==> flow/design.v <==
`timescale 1ps/1ps
module geofence ( clk,reset,X,Y,valid,is_inside);
  input clk;
  input reset;
  input [9:0] X;
  input [9:0] Y;
  output reg valid;
  output reg is_inside;
  reg me;
  reg  signed [11:0] ma,mb;
  wire signed [23:0] mo; 
  wire mv;
  multi_div #(
    .SIZE_A(12),
    .SIZE_B(12),
    .SIGNED(1),
    .STEP_SIZE(1) 
  ) multi_u1(
    .clk(clk),.reset(reset),
    .en(me),
    .select(1'b0),
    .a(ma),
    .b(mb),
    .P(mo),
    .div_zero(),
    .Valid(mv),
    .Busy()
  );
  reg [2:0] state;
  reg [2:0] state_counter_0,state_counter_1;
  reg [2:0] state_step;
  reg [9:0] check_point [1:0];
  reg [9:0] geofence_point [5:0][1:0];
  reg       check_signed;
  reg signed [26:0] DATA_REG;
  parameter READ_DATA     = 0;
  parameter SORT_POINT    = 1;
  parameter CHECK_IN_SIDE = 2;
  parameter DATA_OUT      = 3;
  integer i;
  always @(posedge clk or posedge reset) begin
    if (reset) begin
      state <= READ_DATA;
      state_step <= 0;
      state_counter_0 <= 0;
      state_counter_1 <= 0;
      me <= 0;
      is_inside <= 1;
    end else begin
      case (state)
        READ_DATA:begin
          if(state_counter_0==0)begin
            check_point[0] <= X;
            check_point[1] <= Y;
            state_counter_0 <= state_counter_0 + 1;
          end
          else begin
            if(state_counter_0 == 6)begin
              state <= SORT_POINT;
              state_counter_0 <= 1;
              state_counter_1 <= 2;
              me <= 0;
            end
            else state_counter_0 <= state_counter_0 + 1;
            geofence_point[state_counter_0-1][0] <= X;
            geofence_point[state_counter_0-1][1] <= Y;
          end 
        end
        SORT_POINT:begin
          case(state_step)
            0:begin
              ma <= (geofence_point[state_counter_0][0] - geofence_point[0][0]) ;  
              mb <= (geofence_point[state_counter_1][1] - geofence_point[0][1]) ;  
              me <= 1;
              state_step <= state_step + 1;
            end
            1:begin
              me <= 0;
              if(mv)begin
                me <= 1;
                DATA_REG <= mo; 
                state_step <= state_step + 1;
                ma <= (geofence_point[state_counter_0][1] - geofence_point[0][1]) ;  
                mb <= (geofence_point[state_counter_1][0] - geofence_point[0][0]) ;  
              end
            end
            2:begin
              me <= 0;
              if(mv)begin
                DATA_REG <= $signed($signed(DATA_REG)-$signed(mo));
                state_step <= state_step + 1;
              end
            end
            3:begin
                if( $signed(DATA_REG) <= 0 )begin
                  geofence_point[state_counter_0][0] <= geofence_point[state_counter_1][0]; 
                  geofence_point[state_counter_0][1] <= geofence_point[state_counter_1][1]; 
                  geofence_point[state_counter_1][0] <= geofence_point[state_counter_0][0]; 
                  geofence_point[state_counter_1][1] <= geofence_point[state_counter_0][1]; 
                end
              state_step <= state_step + 1;
            end
            4:begin
              if(state_counter_0==4)begin
                state <= CHECK_IN_SIDE;
                state_counter_0 <= 0;
                state_counter_1 <= 0;
              end
              else if(state_counter_1==5)begin
                state_counter_0 <= state_counter_0 + 1;
                state_counter_1 <= state_counter_0 + 2;
              end 
              else begin
                state_counter_1 <= state_counter_1 + 1;
              end
              state_step <= 0;
            end
          endcase
        end
        CHECK_IN_SIDE:begin
          case(state_step)
            0:begin 
              ma <= (geofence_point[state_counter_0][0] - check_point[0] );
              mb <= (geofence_point[ ((state_counter_0+1)==6 ? 0:(state_counter_0+1)) ][1] - geofence_point[state_counter_0][1] );
              me <= 1;
              state_step <= state_step + 1;
            end
            1:begin
              me <= 0;
              if(mv)begin
                DATA_REG <= mo;
                state_step <= state_step + 1;
              end
            end
            2:begin
              ma <= (geofence_point[state_counter_0][1] - check_point[1] );
              mb <= (geofence_point[ ((state_counter_0+1)==6 ? 0:(state_counter_0+1)) ][0] - geofence_point[state_counter_0][0]);
              me <= 1;
              state_step <= state_step + 1;
            end
            3:begin
              me <= 0;
              if(mv)begin
                if(state_counter_0==0) begin
                  check_signed <= (($signed(DATA_REG)-$signed(mo))>0)? 1:0;
                  state_counter_0 <= state_counter_0 + 1;
                end
                else begin
                  if(check_signed != ((($signed(DATA_REG)-$signed(mo))>0)? 1:0) )begin
                    is_inside <= 0;
                    state <= DATA_OUT;
                  end else if(state_counter_0==5)begin
                    state <= DATA_OUT;
                  end else begin
                    state_counter_0 <= state_counter_0 + 1;
                  end
                end
                state_step <= 0;
              end
            end
          endcase
        end
        default begin
          state <= READ_DATA;
          state_step <= 0;
          state_counter_0 <= 0;
          state_counter_1 <= 0;
          me <= 0;
          is_inside <= 1;
        end
      endcase
    end
  end
  always@(*)begin
    valid <= (state == DATA_OUT) ? 1'b1:1'b0;
  end
endmodule
module multi_div
#(
  parameter SIZE_A = 128,
  parameter SIZE_B = 64,
  parameter SIGNED = 0,
  parameter STEP_SIZE = 1 
)(
  input wire clk,reset,
  input wire en,
  input wire select,
  input wire [SIZE_A-1:0] a,
  input wire [SIZE_B-1:0] b,
  output reg [SIZE_A+SIZE_B-1:0] P,
  output reg div_zero,
  output reg Valid,
  output reg Busy
);
  parameter READ_IN       = 0,
            CALCULATE     = 1,
            PREPARE_DATA  = 2,
            DATA_OUT      = 3;
  reg [1:0] state;
  reg [9:0] state_counter;
  reg neg_signed;
  reg [SIZE_A-1:0] data_b;
  reg [SIZE_A+SIZE_B:0] r;   
  always@(*)begin
    Valid <= (state == DATA_OUT) ? 1'b1:1'b0;
    Busy  <= (state == CALCULATE || state == PREPARE_DATA) ? 1'b1:1'b0;
  end
  always@(posedge clk or posedge reset)begin
    if(reset)begin
      state <= READ_IN;
      state_counter <= 0;
    end else begin
      case(state)
        READ_IN   :begin
          if(en)begin
            if(select && b==0)begin
              state <= DATA_OUT;
              div_zero <= 1;
            end else begin
              state <= CALCULATE;
              div_zero <= 0;
            end 
            state_counter <= 0;
          end  
        end
        CALCULATE :begin
          if(state_counter == (SIZE_A/STEP_SIZE)-1)begin
            state <= PREPARE_DATA;
            state_counter <= 0;
          end
          else begin
            state_counter <= state_counter + 1;
          end
        end
        PREPARE_DATA:begin
          state <= DATA_OUT;
          state_counter <= 0;
        end
        DATA_OUT  :begin
          state <= READ_IN;
          state_counter <= 0;
        end
        default begin
          state <= READ_IN;
          state_counter <= 0;
        end
      endcase
    end
  end
  reg [SIZE_A-1:0] na;
  reg [SIZE_B-1:0] nb;
  reg in_select;
  integer i;
  always@(posedge clk or posedge reset)begin
    if(reset)begin
      r = 0;
      data_b = 0;
			P = 0;
      neg_signed = 0;
    end else begin
      case(state)
        READ_IN   :begin
          if(en)begin
            if(SIGNED)begin
              neg_signed = a[SIZE_A-1] ^ b[SIZE_B-1];
              na = a[SIZE_A-1] ? -a:a;
              nb = b[SIZE_B-1] ? -b:b;
            end
            else begin
              na = a;
              nb = b;
            end
            r = {na,1'b0,{SIZE_B{1'b0}}};
            data_b = nb;
            in_select = select;
          end  
        end
        CALCULATE :begin
          for(i=0;i<STEP_SIZE;i=i+1)begin 
          	r = r[SIZE_A+SIZE_B] ? ((r<<1)+data_b) : (r<<1);
          end
        end
        PREPARE_DATA:begin
          P = r[SIZE_A+SIZE_B-1:0];
          if(neg_signed)begin
            P = -P;
          end
        end
      endcase
    end
  end
endmodule
Wiki page: geofence / tool data

Tool chain data of geofence. Module geofence before and after one edit of its RTL, step after step. Lines under "original" count in the file above, lines under "edited" in the edited file. "difference" is "edited" less "original", of the values as shown. Operators: Yosys type, input widths -> output width; for muxes data width and select width s. Library cell names are shortened. Not given: n/a

Top: geofence. Clock input: clk. Standard-cell library: sky130hd. Corner: tt_025C_1v80.

Edit of the RTL. The edit as a unified diff against the file above. This change comes from a script, not from a designer. The edited design behaves differently; no optimisation was intended.

```diff
@@ -9,5 +9,5 @@
   reg me;
   reg  signed [11:0] ma,mb;
-  wire signed [23:0] mo; 
+  wire signed [24:0] mo; 
   wire mv;
   multi_div #(
```

After elaboration. Counts by Yosys on the flattened word-level netlist (proc, flatten, opt, wreduce). Print and check cells are left out.

Bit counts: memory bits (writable) (original 0, edited 0, difference 0); word-level cells (original 447, edited 447, difference 0); memory bits (read-only) (original 0, edited 0, difference 0); memories kept (original 0, edited 0, difference 0); bits in registers (original 280, edited 280, difference 0); latch bits (original 0, edited 0, difference 0); word width x clocked read ports (original 0, edited 0, difference 0); output and inout bits (original 2, edited 2, difference 0); input port bits (original 22, edited 22, difference 0).

Operators by class: multiply operators (original 0, edited 0, difference 0); $lt $le $gt $ge (original 2, edited 2, difference 0); div/mod/pow operators (original 0, edited 0, difference 0); shift operators (original 0, edited 0, difference 0); eq/ne operators (original 132, edited 132, difference 0); $add $sub $neg (original 28, edited 28, difference 0); reductions and logical operators (original 49, edited 49, difference 0); bitwise operators (original 5, edited 5, difference 0); muxes and demuxes (original 201, edited 201, difference 0).

Operator list: $sub 27x24->27 (original 1, edited 0, difference -1); $sub 27x24->28 (original 1, edited 0, difference -1); $sub 27x25->27 (original 0, edited 1, difference +1); $sub 27x25->28 (original 0, edited 1, difference +1); $mux 10 (original 113, edited 113, difference 0); $mux 3 (original 27, edited 27, difference 0); $ne 3x3->1 const B (original 20, edited 20, difference 0); $eq 4x3->1 const B (original 17, edited 17, difference 0); $ne 2x2->1 const B (original 17, edited 17, difference 0); $eq 4x4->1 const B (original 16, edited 16, difference 0); $eq 3x3->1 const B (original 13, edited 13, difference 0); $eq 3x2->1 const B (original 12, edited 12, difference 0); $pmux 10 s2 (original 12, edited 12, difference 0); $reduce_and 7->1 (original 12, edited 12, difference 0); $mux 1 (original 10, edited 10, difference 0); $eq 4x2->1 const B (original 8, edited 8, difference 0); $logic_not 4->1 (original 8, edited 8, difference 0); $sub 10x10->11 (original 8, edited 8, difference 0); $ne 5x5->1 const B (original 7, edited 7, difference 0); $eq 3x1->1 const B (original 6, edited 6, difference 0); $pmux 12 s2 (original 6, edited 6, difference 0); $pmux 3 s3 (original 6, edited 6, difference 0); $reduce_or 2->1 (original 6, edited 6, difference 0); $eq 4x1->1 const B (original 4, edited 4, difference 0); $mux 12 (original 4, edited 4, difference 0); $not 1->1 (original 4, edited 4, difference 0); $reduce_and 5->1 (original 4, edited 4, difference 0); $sub 3x3->3 const A (original 4, edited 4, difference 0).

The list need not be complete.

Longest topological paths. Depth = most cells in a row (Yosys ltp): at word level without a register or memory, in the mapped netlist without a sequential cell, where the memories' decode and read muxes count.

Logic depth: word-level depth (original 12, edited 12, difference 0); ABC_AREA (original 0, edited 0); mapped depth (original 28, edited 25, difference -3); mapped depth without buffers (original 26, edited 23, difference -3).

Mapped cells and area. Yosys stat after the flow's synthesis: flattened, memories mapped to cells. It holds for the ABC_AREA given above (unset counts as 0); a run with the other value may have another netlist.

Cell types: o211ai_1 (original 81, edited 136, difference +55); o21ai_0 (original 238, edited 283, difference +45); a21oi_1 (original 207, edited 164, difference -43); mux2i_1 (original 79, edited 116, difference +37); o22ai_1 (original 40, edited 7, difference -33); a221o_1 (original 46, edited 20, difference -26); nand3_1 (original 54, edited 29, difference -25); clkbuf_1 (original 138, edited 162, difference +24); nand2_1 (original 442, edited 464, difference +22); o21ai_1 (original 19, edited 7, difference -12); xnor2_1 (original 57, edited 47, difference -10); buf_2 (original 12, edited 2, difference -10); o21a_1 (original 8, edited 18, difference +10); a211oi_1 (original 25, edited 16, difference -9); xor2_1 (original 55, edited 63, difference +8); nor3_1 (original 39, edited 47, difference +8); a21o_1 (original 22, edited 30, difference +8); o31ai_1 (original 20, edited 28, difference +8).

The list need not be complete.

Mapped netlist: synthesis area (um^2) (original 23704.0, edited 23844.1, difference +140.1); flip-flop cells (original 281, edited 281, difference 0); buffer cells (original 189, edited 193, difference +4); standard cells after synthesis (original 2829, edited 2857, difference +28); sequential area (um^2) (original 7986.4, edited 7986.4, difference 0.0).

The figures by module come from a second, unflattened synthesis with its own total; it is not the netlist above.

Unflattened totals: cell total of the unflattened synthesis (original 2854, edited 2928, difference +74); area (unflattened synthesis) (um^2) (original 24006.8, edited 24312.1, difference +305.3).

Each row is one instance without its submodules.

Modules, original: geofence (instances 1, area 19204.7 um^2, seq. area 6083.3 um^2, cells 2303); multi_div (instances 1, area 4802.1 um^2, seq. area 1933.1 um^2, cells 551).

Modules, edited: geofence (instances 1, area 19510.0 um^2, seq. area 6083.3 um^2, cells 2377); multi_div (instances 1, area 4802.1 um^2, seq. area 1933.1 um^2, cells 551).

Path before layout. Source: OpenSTA report_checks on the synthesized netlist (no wires, ideal clock, input and output delay 20% of the period each), path of least setup slack; recovery checks are left aside. Register names are those of the netlist, which keeps one name where synthesis merged equal registers.

Path post-synthesis: path type (original input to register, edited input to register); from (original input reset, edited input reset); to (original register ma[0], edited register ma[0]); library setup time (ps) (original 522, edited 522, difference 0); clock period (ps) (original 5500, edited 5500, difference 0); buffers on the path (original 0, edited 0, difference 0); slack (ps) (original -2005, edited -1996, difference +9); launch time at the first pin (ps) (original 1100, edited 1100, difference 0); delay of the path (ps) (original 6406, edited 6396, difference -10); external input delay (ps) (original 1100, edited 1100, difference 0); driving pins on the path (original 3, edited 3, difference 0); arrival (ps) (original 6984, edited 6974, difference -10); required time (ps) (original 4978, edited 4978, difference 0); synthesis period reached (ps) (original 7505, edited 7496, difference -9).

"delay of the path" = arrival - input delay + setup time. "driving pins on the path": output pins that drive a net of the path, with the launching flip-flop's if there is one; two outputs of one cell count as two. "synthesis period reached" = period - worst setup slack (recovery checks aside). The figure is calculated, with input and output delays left at 20% of the set period. The rows between start and end are the longest chain of elaborated cells between them; the timing report does not say that the signal goes this way. Where chains are equally long, one stands for them. Each line given opens the expression or statement behind the cell; cells for indexed reads and writes are added by Yosys, which also makes memories of some case tables. A register here has more assigning lines than the two given.

Between the ends, post-synthesis, original:
Cells stage by stage: inv_1 o21ai_0 a2111oi_0. Length of the longest elaborated chain: 2. Elaborated cells on any way between the ends: 2. Under RTL lines with such cells stands 0. Those cells by class: logic (1); reduce/logical (1).

RTL lines, path post-synthesis, original: start: declaration (line 4) `input reset;`; $not 1->1; $reduce_and 5->1; end: assignment (line 72) `ma <= (geofence_point[state_counter_0][0] - geofence_point[0][0]) ;`; end: assignment (line 83) `ma <= (geofence_point[state_counter_0][1] - geofence_point[0][1]) ;`; end: declaration (line 10) `reg  signed [11:0] ma,mb;`.

Between the ends, post-synthesis, edited:
Cells stage by stage: inv_1 o21ai_0 a2111oi_0. Length of the longest elaborated chain: 2. Elaborated cells on any way between the ends: 2. Under RTL lines with such cells stands 0. Those cells by class: logic (1); reduce/logical (1).

RTL lines, path post-synthesis, edited: start: declaration (line 4) `input reset;`; $not 1->1; $reduce_and 5->1; end: assignment (line 72) `ma <= (geofence_point[state_counter_0][0] - geofence_point[0][0]) ;`; end: assignment (line 83) `ma <= (geofence_point[state_counter_0][1] - geofence_point[0][1]) ;`; end: declaration (line 10) `reg  signed [11:0] ma,mb;`.

Worst path after layout. Path of least setup slack in the final report of the runs of pair 1 (OpenROAD, finished layout, wires in). Where an end is a register, its clock arrival counts in the times. The path's times are printed in steps of 10 ps; the period is the one set.

Path after layout: path type (original register to register, edited register to register); from (original register state_counter_0[0], edited register state_counter_0[0]); to (original register mb[10], edited register mb[10]); arrival (ps) (original 5220, edited 5380, difference +160); driving pins on the path (original 26, edited 24, difference -2); library setup time (ps) (original 280, edited 150, difference -130); required time (ps) (original 5560, edited 5700, difference +140); slack (ps) (original 340, edited 320, difference -20); buffers on the path (original 2, edited 2, difference 0); launch time at the first pin (ps) (original 560, edited 550, difference -10); clock period (ps) (original 5300, edited 5300, difference 0).

The rows between start and end are the longest chain of elaborated cells between them; the timing report does not say that the signal goes this way. Where chains are equally long, one stands for them. A register here has more assigning lines than the two given.

Between the ends, after layout, original:
Cells stage by stage: dfrtp_2 buf_4 inv_1 ha_1 nand2b_1 nor3_2 buf_4 a222oi_1 nand2_1 nor2_1 o21ai_0 o31ai_1 ha_1 fa_1 nor2b_1 o21ai_2 a21boi_0 o21ai_0 nand2b_1 and2_1 o21a_1 o21ai_0 nand2b_1 a211oi_1 a21oi_1 a21oi_1. Length of the longest elaborated chain: 12. Elaborated cells on any way between the ends: 59. Those cells by class: add/sub (7); eq/ne (33); mux (15); reduce/logical (4).

RTL lines, path after layout, original: start: declaration (line 30) `reg [2:0] state_counter_0,state_counter_1;`; start: assignment (line 55) `state_counter_0 <= state_counter_0 + 1;`; start: assignment (line 64) `else state_counter_0 <= state_counter_0 + 1;`; $add 3x1->4 (line 137) `mb <= (geofence_point[ ((state_counter_0+1)==6 ? 0:(state_counter_0+1)) ][0] - geofence_point[state_counter_0] ...`; $eq 4x3->1 (line 137); $mux 3 (line 137); $sub 3x3->3 (line 137); $add 4x1->4 (line 137); $eq 4x4->1 (line 137); $pmux 10 s12 (line 137); $mux 10 (line 121) `case(state_step)`; $mux 10 (line 50) `case (state)`; $sub 10x10->11 (line 137); $pmux 12 s2 (line 121); $pmux 12 s2 (line 50); end: assignment (line 73) `mb <= (geofence_point[state_counter_1][1] - geofence_point[0][1]) ;`; end: assignment (line 84) `mb <= (geofence_point[state_counter_1][0] - geofence_point[0][0]) ;`; end: declaration (line 10) `reg  signed [11:0] ma,mb;`.

Between the ends, after layout, edited:
Cells stage by stage: dfrtp_1 buf_4 ha_1 xnor2_1 or3_1 nand2_1 and2_1 buf_6 a22oi_1 nand2_1 nor2_1 o31ai_1 ha_1 nor2b_1 o21ai_0 a21boi_0 o21ai_1 a21boi_0 o21a_1 o21ai_0 nand2b_1 a211oi_1 a21oi_1 a21oi_1. Length of the longest elaborated chain: 12. Elaborated cells on any way between the ends: 59. Those cells by class: add/sub (7); eq/ne (33); mux (15); reduce/logical (4).

RTL lines, path after layout, edited: start: declaration (line 30) `reg [2:0] state_counter_0,state_counter_1;`; start: assignment (line 55) `state_counter_0 <= state_counter_0 + 1;`; start: assignment (line 64) `else state_counter_0 <= state_counter_0 + 1;`; $add 3x1->4 (line 137) `mb <= (geofence_point[ ((state_counter_0+1)==6 ? 0:(state_counter_0+1)) ][0] - geofence_point[state_counter_0] ...`; $eq 4x3->1 (line 137); $mux 3 (line 137); $sub 3x3->3 (line 137); $add 4x1->4 (line 137); $eq 4x4->1 (line 137); $pmux 10 s12 (line 137); $mux 10 (line 121) `case(state_step)`; $mux 10 (line 50) `case (state)`; $sub 10x10->11 (line 137); $pmux 12 s2 (line 121); $pmux 12 s2 (line 50); end: assignment (line 73) `mb <= (geofence_point[state_counter_1][1] - geofence_point[0][1]) ;`; end: assignment (line 84) `mb <= (geofence_point[state_counter_1][0] - geofence_point[0][0]) ;`; end: declaration (line 10) `reg  signed [11:0] ma,mb;`.

Layout results. Runs of the flow (Yosys, OpenROAD) on both versions; the two runs of a pair have the same settings. The constraints put input and output delay at 20% of the set period each and load the outputs with 0.01 pF.

Flow settings, pair 1:
The figure for period_ns is 5.3. CAP_MARGIN: 20. CORE_MARGIN: 2. Under CORE_UTILIZATION stands 40. The entry for SLEW_MARGIN reads 20.

Measured results, pair 1: total die area (um^2) (original 61224.1, edited 61578.4, difference +354.3); standard-cell area after layout (um^2) (original 26210.1, edited 26366.5, difference +156.4); worst hold slack in the final report (ps) (original 475, edited 468, difference -7); post-route utilization (%) (original 44.6, edited 44.7, difference +0.1); chip area in the Yosys report (um^2) (original 23704.0, edited 23844.1, difference +140.1); setup slack of the worst path (ps) (original 341, edited 318, difference -23); total power after layout (mW) (original 5.078, edited 5.083, difference +0.005); achieved period (ps) (original 4959, edited 4982, difference +23); setup TNS (ps) (original 0, edited 0, difference 0).

Flow settings, pair 2:
CAP_MARGIN: 40. The entry for CELL_PAD_IN_SITES_DETAIL_PLACEMENT reads 1. The entry for CORE_ASPECT_RATIO reads 1.08. CORE_MARGIN: 10. Under CORE_UTILIZATION stands 22. The figure for GPL_ROUTABILITY_DRIVEN is 0. MAX_ROUTING_LAYER: met5. PLACE_DENSITY_LB_ADDON: 0.13. The figure for TNS_END_PERCENT is 40. The figure for period_ns is 6.56. The entry for SLEW_MARGIN reads 20.

Measured results, pair 2: total die area (um^2) (original 121284.0, edited 121960.0, difference +676.0); standard-cell area after layout (um^2) (original 27189.8, edited 27308.7, difference +118.9); worst hold slack in the final report (ps) (original 473, edited 460, difference -13); post-route utilization (%) (original 25.3, edited 25.4, difference +0.1); chip area in the Yosys report (um^2) (original 23704.0, edited 23844.1, difference +140.1); setup slack of the worst path (ps) (original 581, edited 660, difference +79); total power after layout (mW) (original 4.308, edited 4.246, difference -0.062); achieved period (ps) (original 5979, edited 5900, difference -79); setup TNS (ps) (original 0, edited 0, difference 0).

By "achieved period" is meant the clock period of the run minus its worst setup slack. This is arithmetic on one report: input and output delays are still those of the set period (20% each). "total power after layout" rests on the timing tool's default activity at the inputs, not on a simulated workload.
